==> flow/design.v <==
module APB_master(input Transfer,               
                  input Wr_Rd,                  
                  input [4:0] Address,          
                  input [31:0] write_data,      
                  output reg [31:0] read_data,  
                  input PCLK,                   
                  input PRESETn,                
                  input PREADY,                 
                  input [31:0] PRDATA,          
                  input PSLVERR,                
                  output [4:0] PADDR,           
                  output PSELx,                 
                  output PENABLE,               
                  output PWRITE,                
                  output [31:0] PWDATA);        
    parameter IDLE = 2'b00, SETUP = 2'b01, ACCESS = 2'b10;
    (* fsm_encoding = "none" *) reg [1:0] ps;
    reg [1:0] ns;
    reg [4:0]  paddr_q;
    reg        pwrite_q;
    reg [31:0] pwdata_q;
    wire setup_open = PRESETn && Transfer && (ps == SETUP);
    always @(posedge PCLK) begin
        if (!PRESETn)
            ps <= IDLE;
        else
            ps <= ns;
    end
    always @(*) begin
        if (!PRESETn  || !Transfer)
            ns = IDLE;
        else
        begin
            case (ps)
                IDLE:    ns = SETUP;
                SETUP:   ns = PSLVERR ? IDLE : ACCESS;
                ACCESS:  ns = PSLVERR ? IDLE : (PREADY ? SETUP : ACCESS);
                default: ns = IDLE;
            endcase
        end
    end
    assign PSELx   = (ps == SETUP) || (ps == ACCESS);
    assign PENABLE = (ps == ACCESS);
    always @(posedge PCLK) begin
        if (setup_open) begin
            paddr_q  <= Address;
            pwrite_q <= Wr_Rd;
            if (Wr_Rd)
                pwdata_q <= write_data;
        end
    end
    assign PADDR  = setup_open ? Address : paddr_q;
    assign PWRITE = setup_open ? Wr_Rd   : pwrite_q;
    assign PWDATA = (setup_open && Wr_Rd) ? write_data : pwdata_q;
    always @(posedge PCLK) begin
        if (PRESETn && PSELx && PENABLE && PREADY && !PSLVERR && !PWRITE)
            read_data <= PRDATA;
    end
endmodule
module APB_slave(input PCLK,                
                 input PRESETn,             
                 input [4:0] PADDR,         
                 input PSELx,               
                 input PENABLE,             
                 input PWRITE,              
                 input [31:0]PWDATA,        
                 output PREADY,             
                 output [31:0] PRDATA,      
                 output PSLVERR);           
    reg [31:0] mem [0:31];  
    assign PREADY  = PRESETn && PSELx && PENABLE;
    assign PSLVERR = 1'b0;
    always @(posedge PCLK) begin
        if (PRESETn && PSELx && PENABLE && PWRITE)
            mem[PADDR] <= PWDATA;
    end
    assign PRDATA = mem[PADDR];
endmodule
module APB_top(input PCLK,
               input PRESETn,
               input Transfer,
               input Wr_Rd,
               input [4:0] Address,
               input [31:0] write_data,
               output [31:0] read_data);
    wire [4:0] PADDR;
    wire [31:0] PWDATA,PRDATA;
    wire PSELx,PENABLE,PWRITE,PREADY,PSLVERR;
    APB_master Design_master(Transfer,Wr_Rd,Address,write_data,read_data,PCLK,PRESETn,PREADY,PRDATA,PSLVERR,PADDR,PSELx,PENABLE,PWRITE,PWDATA);
    APB_slave Design_slave(PCLK,PRESETn,PADDR,PSELx,PENABLE,PWRITE,PWDATA,PREADY,PRDATA,PSLVERR);
endmodule
Lab notebook: APB_top

=== Reports on APB_top ===
Module APB_top before and after one edit of its RTL, step after step.
Lines under "original" count in the file above, lines under "edited" in the edited file.
"difference": "edited" minus "original" as printed here. "rel. change": 100 x difference / "original".
Operators carry their Yosys type and port widths (W data, S select, Z words).
A cell with n/a has no value.

* Design top: APB_top
* Clock port: PCLK
* Standard-cell library: sky130hd
* Timing corner: tt_025C_1v80

=== The edit ===
Unified diff, file above to edited file.
This change comes from a script, not from a designer; no optimisation was intended.

<pre>
@@ -54,5 +54,5 @@
     assign PWDATA = (setup_open && Wr_Rd) ? write_data : pwdata_q;
     always @(posedge PCLK) begin
-        if (PRESETn && PSELx && PENABLE && PREADY && !PSLVERR && !PWRITE)
+        if ((PRESETn || PSELx) && PENABLE && PREADY && !PSLVERR && !PWRITE)
             read_data <= PRDATA;
     end
</pre>

=== Word level ===
Yosys after proc, flatten, opt, wreduce and memory -nomap, before mapping. Enables and synchronous resets that opt folds into registers are not counted as muxes. Print and check cells are not counted. Equal cells are merged and count once.
Memory sizes are those after Yosys's memory passes, which may raise the word count (mostly to a power of two), join words into wider ones and drop unused or constant bits.

{| class="wikitable"
|+ Word-level totals
! element !! original !! edited !! difference !! rel. change (%)
|-
| register bits || 40 || 40 || 0 || 0.00
|-
| bits in latches || 0 || 0 || 0 || n/a
|-
| RAM bits || 1024 || 1024 || 0 || 0.00
|-
| memory bits (read-only) || 0 || 0 || 0 || n/a
|-
| clocked read ports x word width || 32 || 32 || 0 || 0.00
|-
| memories kept || 1 || 1 || 0 || 0.00
|-
| output and inout bits || 32 || 32 || 0 || 0.00
|}

{| class="wikitable"
|+ Memory list
! element !! original !! edited
|-
| shape (words x width / read and write ports) || Design_slave.mem 32 x 32 bit 1R1W || Design_slave.mem 32 x 32 bit 1R1W
|}

{| class="wikitable"
|+ Cells by class
! element !! original !! edited !! difference !! rel. change (%)
|-
| add/sub/neg operators || 0 || 0 || 0 || n/a
|-
| multiply operators || 0 || 0 || 0 || n/a
|-
| div/mod/pow operators || 0 || 0 || 0 || n/a
|-
| magnitude comparators || 0 || 0 || 0 || n/a
|-
| equality and inequality tests || 2 || 2 || 0 || 0.00
|-
| shift-type cells || 0 || 0 || 0 || n/a
|-
| multiplexer cells || 8 || 8 || 0 || 0.00
|-
| bitwise logic cells || 1 || 1 || 0 || 0.00
|-
| reduce/logical cells || 15 || 18 || +3 || +20.00
|}

{| class="wikitable"
|+ Operators by type and width
! cell !! original !! edited !! difference !! rel. change (%)
|-
| $logic_and A1 B1 Y1 || 7 || 9 || +2 || +28.57
|-
| $logic_or A1 B1 Y1 || 2 || 3 || +1 || +50.00
|}

Operator kinds equal on both sides are left out: 12.

=== Longest topological paths ===
Longest topological path by Yosys (ltp), each cell counted once; first at word level (registers and memories cut), then after technology mapping (sequential cells cut; the memories' decode and read muxes count).

{| class="wikitable"
|+ Logic depth
! element !! original !! edited !! difference !! rel. change (%)
|-
| depth after elaboration || 6 || 6 || 0 || 0.00
|-
| ABC_AREA || 0 || 0 || n/a || n/a
|-
| gate-level depth with buffers || 10 || 10 || 0 || 0.00
|-
| gate-level depth less buffers || 7 || 7 || 0 || 0.00
|}

=== Synthesis result ===
Yosys stat after the flow's synthesis: flattened, memories mapped to cells. It holds for the ABC_AREA given above (unset counts as 0); a run with the other value may have another netlist.

{| class="wikitable"
|+ Synthesis totals
! element !! original !! edited !! difference !! rel. change (%)
|-
| cells in the netlist || 2338 || 2332 || -6 || -0.26
|-
| mapped area (um2) || 41652.4 || 41705.0 || +52.6 || +0.13
|-
| flip-flops || 1096 || 1096 || 0 || 0.00
|-
| buffer cells || 134 || 133 || -1 || -0.75
|}

{| class="wikitable"
|+ Cells by type
! type !! original !! edited !! difference !! rel. change (%)
|-
| sky130_fd_sc_hd__buf_2 || 67 || 30 || -37 || -55.22
|-
| sky130_fd_sc_hd__buf_4 || 12 || 31 || +19 || +158.33
|-
| sky130_fd_sc_hd__clkbuf_1 || 46 || 59 || +13 || +28.26
|-
| sky130_fd_sc_hd__nand2_1 || 356 || 352 || -4 || -1.12
|-
| sky130_fd_sc_hd__nor3_1 || 7 || 3 || -4 || -57.14
|-
| sky130_fd_sc_hd__buf_1 || 6 || 10 || +4 || +66.67
|-
| sky130_fd_sc_hd__nand3_1 || 121 || 118 || -3 || -2.48
|-
| sky130_fd_sc_hd__nand3_2 || 0 || 3 || +3 || n/a
|-
| sky130_fd_sc_hd__nor3_2 || 0 || 2 || +2 || n/a
|-
| sky130_fd_sc_hd__mux4_2 || 141 || 142 || +1 || +0.71
|-
| sky130_fd_sc_hd__a22oi_1 || 115 || 114 || -1 || -0.87
|-
| sky130_fd_sc_hd__nor2b_1 || 6 || 7 || +1 || +16.67
|-
| sky130_fd_sc_hd__a31oi_1 || 2 || 1 || -1 || -50.00
|-
| sky130_fd_sc_hd__nor3_4 || 0 || 1 || +1 || n/a
|}

Cell types equal on both sides are left out: 13.
The figures by module come from a second, unflattened synthesis with its own total; it is not the netlist above.

{| class="wikitable"
|+ Second synthesis, totals
! element !! original !! edited !! difference !! rel. change (%)
|-
| cells (unflattened synthesis) || 2213 || 2215 || +2 || +0.09
|-
| area (unflattened synthesis) (um2) || 41934.0 || 41942.7 || +8.7 || +0.02
|}

Rows give one instance, submodules left out.

{| class="wikitable"
|+ Modules, original
! module !! instances !! cells !! area (um2) !! seq. area (um2)
|-
| APB_slave || 1 || 2081 || 39123.8 || 30749.5
|-
| APB_master || 1 || 132 || 2810.2 || 2082.0
|-
| APB_top || 1 || 0 || 0.0 || 0.0
|}

{| class="wikitable"
|+ Modules, edited
! module !! instances !! cells !! area (um2) !! seq. area (um2)
|-
| APB_slave || 1 || 2081 || 39123.8 || 30749.5
|-
| APB_master || 1 || 134 || 2819.0 || 2082.0
|-
| APB_top || 1 || 0 || 0.0 || 0.0
|}

=== Timing after synthesis ===
OpenSTA on the mapped netlist: ideal clock, no wires. The path of least setup slack (recovery checks aside). Input and output delay are each 20% of the period. Register names are those of the netlist, which keeps one name where synthesis merged equal registers.

{| class="wikitable"
|+ Timing path post-synthesis
! element !! original !! edited !! difference !! rel. change (%)
|-
| path type || input to register || input to register || n/a || n/a
|-
| start || input PRESETn || input PRESETn || n/a || n/a
|-
| end || memory Design_slave.mem[0][0] || memory Design_slave.mem[10][0] || n/a || n/a
|-
| period (ns) || 5.0 || 5.0 || 0.0 || 0.00
|-
| external input delay (ns) || 1.000 || 1.000 || 0.000 || 0.00
|-
| arrival (ns) || 3.713 || 3.693 || -0.020 || -0.54
|-
| data required time (ns) || 4.579 || 4.579 || 0.000 || 0.00
|-
| setup slack (ns) || 0.866 || 0.886 || +0.020 || n/a
|-
| path delay (ns) || 3.134 || 3.114 || -0.020 || -0.64
|-
| stages || 8 || 8 || 0 || 0.00
|-
| buffers on the path || 4 || 4 || 0 || 0.00
|-
| synthesis period reached (ns) || 4.134 || 4.114 || -0.020 || -0.48
|}

"path delay" is the arrival time less input delay plus setup time.
"stages" counts driving pins, that of a launching flip-flop among them; a cell with two outputs on the path counts twice.
"synthesis period reached" = period - worst setup slack (recovery checks aside). The figure is calculated, with input and output delays left at 20% of the set period.
The rows between start and end are the longest chain of elaborated cells between them; the timing report does not say that the signal goes this way. Where chains are equally long, one stands for them.
Each line given opens the expression or statement behind the cell; cells for indexed reads and writes are added by Yosys, which also makes memories of some case tables.
original: Only ways into the end's enable, where the timed path ends, are counted here.

Between the ends, post-synthesis, original:
* Cells stage by stage: sky130_fd_sc_hd__nand4b_4 sky130_fd_sc_hd__mux2i_4 sky130_fd_sc_hd__buf_6 sky130_fd_sc_hd__buf_6 sky130_fd_sc_hd__buf_4 sky130_fd_sc_hd__buf_2 sky130_fd_sc_hd__nand2_1 sky130_fd_sc_hd__nor2_1
* Length of the longest elaborated chain: 5

{| class="wikitable"
|+ RTL lines, path post-synthesis, original
! element !! RTL line !! source
|-
| start, declared || 80 || <nowiki>input PRESETn,</nowiki>
|-
| $logic_and A1 B1 Y1 x2 || 22 || <nowiki>wire setup_open = PRESETn && Transfer && (ps == SETUP);</nowiki>
|-
| $mux W1 || 53 || <nowiki>assign PWRITE = setup_open ? Wr_Rd   : pwrite_q;</nowiki>
|-
| $logic_and A1 B1 Y1 || 74 || <nowiki>if (PRESETn && PSELx && PENABLE && PWRITE)</nowiki>
|-
| $mux W5 || 74 ||
|-
| end, declared || 70 || <nowiki>reg [31:0] mem [0:31];</nowiki>
|}

edited: Only ways into the end's enable, where the timed path ends, are counted here.

Between the ends, post-synthesis, edited:
* Cells stage by stage: sky130_fd_sc_hd__nand4b_4 sky130_fd_sc_hd__mux2i_4 sky130_fd_sc_hd__buf_6 sky130_fd_sc_hd__buf_6 sky130_fd_sc_hd__buf_4 sky130_fd_sc_hd__buf_4 sky130_fd_sc_hd__nand2_1 sky130_fd_sc_hd__nor2_1
* Length of the longest elaborated chain: 5

{| class="wikitable"
|+ RTL lines, path post-synthesis, edited
! element !! RTL line !! source
|-
| start, declared || 80 || <nowiki>input PRESETn,</nowiki>
|-
| $logic_and A1 B1 Y1 x2 || 22 || <nowiki>wire setup_open = PRESETn && Transfer && (ps == SETUP);</nowiki>
|-
| $mux W1 || 53 || <nowiki>assign PWRITE = setup_open ? Wr_Rd   : pwrite_q;</nowiki>
|-
| $logic_and A1 B1 Y1 || 74 || <nowiki>if (PRESETn && PSELx && PENABLE && PWRITE)</nowiki>
|-
| $mux W5 || 74 ||
|-
| end, declared || 70 || <nowiki>reg [31:0] mem [0:31];</nowiki>
|}

=== Path in the finished layout ===
Path of least setup slack in the final report of each run of pair A (OpenROAD, finished layout, wires in). Where an end is a register, its clock arrival counts in the times.

{| class="wikitable"
|+ Timing path post-layout
! element !! original !! edited !! difference !! rel. change (%)
|-
| path type || input to register || input to register || n/a || n/a
|-
| start || input PRESETn || input PRESETn || n/a || n/a
|-
| end || register Design_master.read_data[26] || register Design_master.read_data[29] || n/a || n/a
|-
| period (ns) || 3.94 || 3.94 || 0.00 || 0.00
|-
| external input delay (ns) || 0.79 || 0.79 || 0.00 || 0.00
|-
| arrival (ns) || 3.54 || 3.49 || -0.05 || -1.41
|-
| data required time (ns) || 4.30 || 4.32 || +0.02 || +0.47
|-
| setup slack (ns) || 0.76 || 0.83 || +0.07 || n/a
|-
| stages || 8 || 8 || 0 || 0.00
|-
| buffers on the path || 3 || 3 || 0 || 0.00
|}

The rows between start and end are the longest chain of elaborated cells between them; the timing report does not say that the signal goes this way. Where chains are equally long, one stands for them.

Between the ends, post-layout, original:
* Cells stage by stage: sky130_fd_sc_hd__clkdlybuf4s50_1 sky130_fd_sc_hd__nand4b_4 sky130_fd_sc_hd__mux2i_4 sky130_fd_sc_hd__buf_4 sky130_fd_sc_hd__buf_4 sky130_fd_sc_hd__mux4_2 sky130_fd_sc_hd__a22oi_1 sky130_fd_sc_hd__nand4_1
* Length of the longest elaborated chain: 5

{| class="wikitable"
|+ RTL lines, path post-layout, original
! element !! RTL line !! source
|-
| start, declared || 80 || <nowiki>input PRESETn,</nowiki>
|-
| $logic_and A1 B1 Y1 x2 || 22 || <nowiki>wire setup_open = PRESETn && Transfer && (ps == SETUP);</nowiki>
|-
| $mux W1 || 53 || <nowiki>assign PWRITE = setup_open ? Wr_Rd   : pwrite_q;</nowiki>
|-
| $logic_not A1 Y1 || 56 || <nowiki>if (PRESETn && PSELx && PENABLE && PREADY && !PSLVERR && !PWRITE)</nowiki>
|-
| $logic_and A1 B1 Y1 || 56 ||
|-
| end, declared || 5 || <nowiki>output reg [31:0] read_data,</nowiki>
|}

Between the ends, post-layout, edited:
* Cells stage by stage: sky130_fd_sc_hd__clkdlybuf4s50_1 sky130_fd_sc_hd__nand4b_4 sky130_fd_sc_hd__buf_4 sky130_fd_sc_hd__mux2_8 sky130_fd_sc_hd__buf_4 sky130_fd_sc_hd__mux4_2 sky130_fd_sc_hd__a22oi_1 sky130_fd_sc_hd__nand4_1
* Length of the longest elaborated chain: 5

{| class="wikitable"
|+ RTL lines, path post-layout, edited
! element !! RTL line !! source
|-
| start, declared || 80 || <nowiki>input PRESETn,</nowiki>
|-
| $logic_and A1 B1 Y1 x2 || 22 || <nowiki>wire setup_open = PRESETn && Transfer && (ps == SETUP);</nowiki>
|-
| $mux W1 || 53 || <nowiki>assign PWRITE = setup_open ? Wr_Rd   : pwrite_q;</nowiki>
|-
| $logic_not A1 Y1 || 56 || <nowiki>if ((PRESETn || PSELx) && PENABLE && PREADY && !PSLVERR && !PWRITE)</nowiki>
|-
| $logic_and A1 B1 Y1 || 56 ||
|-
| end, declared || 5 || <nowiki>output reg [31:0] read_data,</nowiki>
|}

=== Flow runs ===
Both versions went through the flow (Yosys, OpenROAD) with the same settings in each pair. Constraints: input delay and output delay 20% of the set period each, output load 0.01 pF.

Flow settings, pair A:
* CORE_UTILIZATION: 40
* PLACE_DENSITY: 0.6
* period_ns: 3.94
* CAP_MARGIN: 20
* CORE_MARGIN: 2
* SLEW_MARGIN: 20

{| class="wikitable"
|+ Measured results, pair A
! element !! original !! edited !! difference !! rel. change (%)
|-
| post-synthesis cell area (um2) || 41652.4 || 41705.0 || +52.6 || +0.13
|-
| die size (um2) || 106730.0 || 106860.0 || +130.0 || +0.12
|-
| standard-cell area after layout (um2) || 49083.3 || 49266.0 || +182.7 || +0.37
|-
| utilization after layout (%) || 47.5 || 47.6 || +0.1 || n/a
|-
| worst setup slack after layout (ns) || 0.764 || 0.831 || +0.067 || n/a
|-
| total negative slack on setup checks (ns) || 0.000 || 0.000 || 0.000 || n/a
|-
| worst hold slack after layout (ns) || 0.501 || 0.498 || -0.003 || n/a
|-
| total power after layout (W) || 0.026759 || 0.027315 || +0.000556 || +2.08
|-
| achieved period (ns) || 3.176 || 3.109 || -0.067 || -2.11
|}

Flow settings, pair B:
* ABC_AREA: 0
* CELL_PAD_IN_SITES_GLOBAL_PLACEMENT: 1
* CORE_ASPECT_RATIO: 1.17
* CORE_MARGIN: 8
* CORE_UTILIZATION: 65
* GPL_TIMING_DRIVEN: 0
* PLACE_DENSITY_LB_ADDON: 0.23
* TNS_END_PERCENT: 85
* period_ns: 2.97
* CAP_MARGIN: 20
* SLEW_MARGIN: 20

{| class="wikitable"
|+ Measured results, pair B
! element !! original !! edited !! difference !! rel. change (%)
|-
| post-synthesis cell area (um2) || 41652.4 || 41705.0 || +52.6 || +0.13
|-
| die size (um2) || 72462.4 || 72547.0 || +84.6 || +0.12
|-
| standard-cell area after layout (um2) || 49618.8 || 49776.5 || +157.7 || +0.32
|-
| utilization after layout (%) || 78.1 || 78.3 || +0.2 || n/a
|-
| worst setup slack after layout (ns) || -0.095 || -0.104 || -0.009 || n/a
|-
| total negative slack on setup checks (ns) || -0.736 || -4.774 || -4.038 || n/a
|-
| worst hold slack after layout (ns) || 0.239 || 0.363 || +0.124 || n/a
|-
| total power after layout (W) || 0.036403 || 0.036277 || -0.000126 || -0.35
|-
| achieved period (ns) || 3.065 || 3.074 || +0.009 || +0.29
|}

"achieved period" is the run's clock period less its worst setup slack. It is reckoned from that one timing run; input and output delays stay at 20% of the period that was set.
"total power after layout" rests on the timing tool's default activity at the inputs, not on a simulated workload.
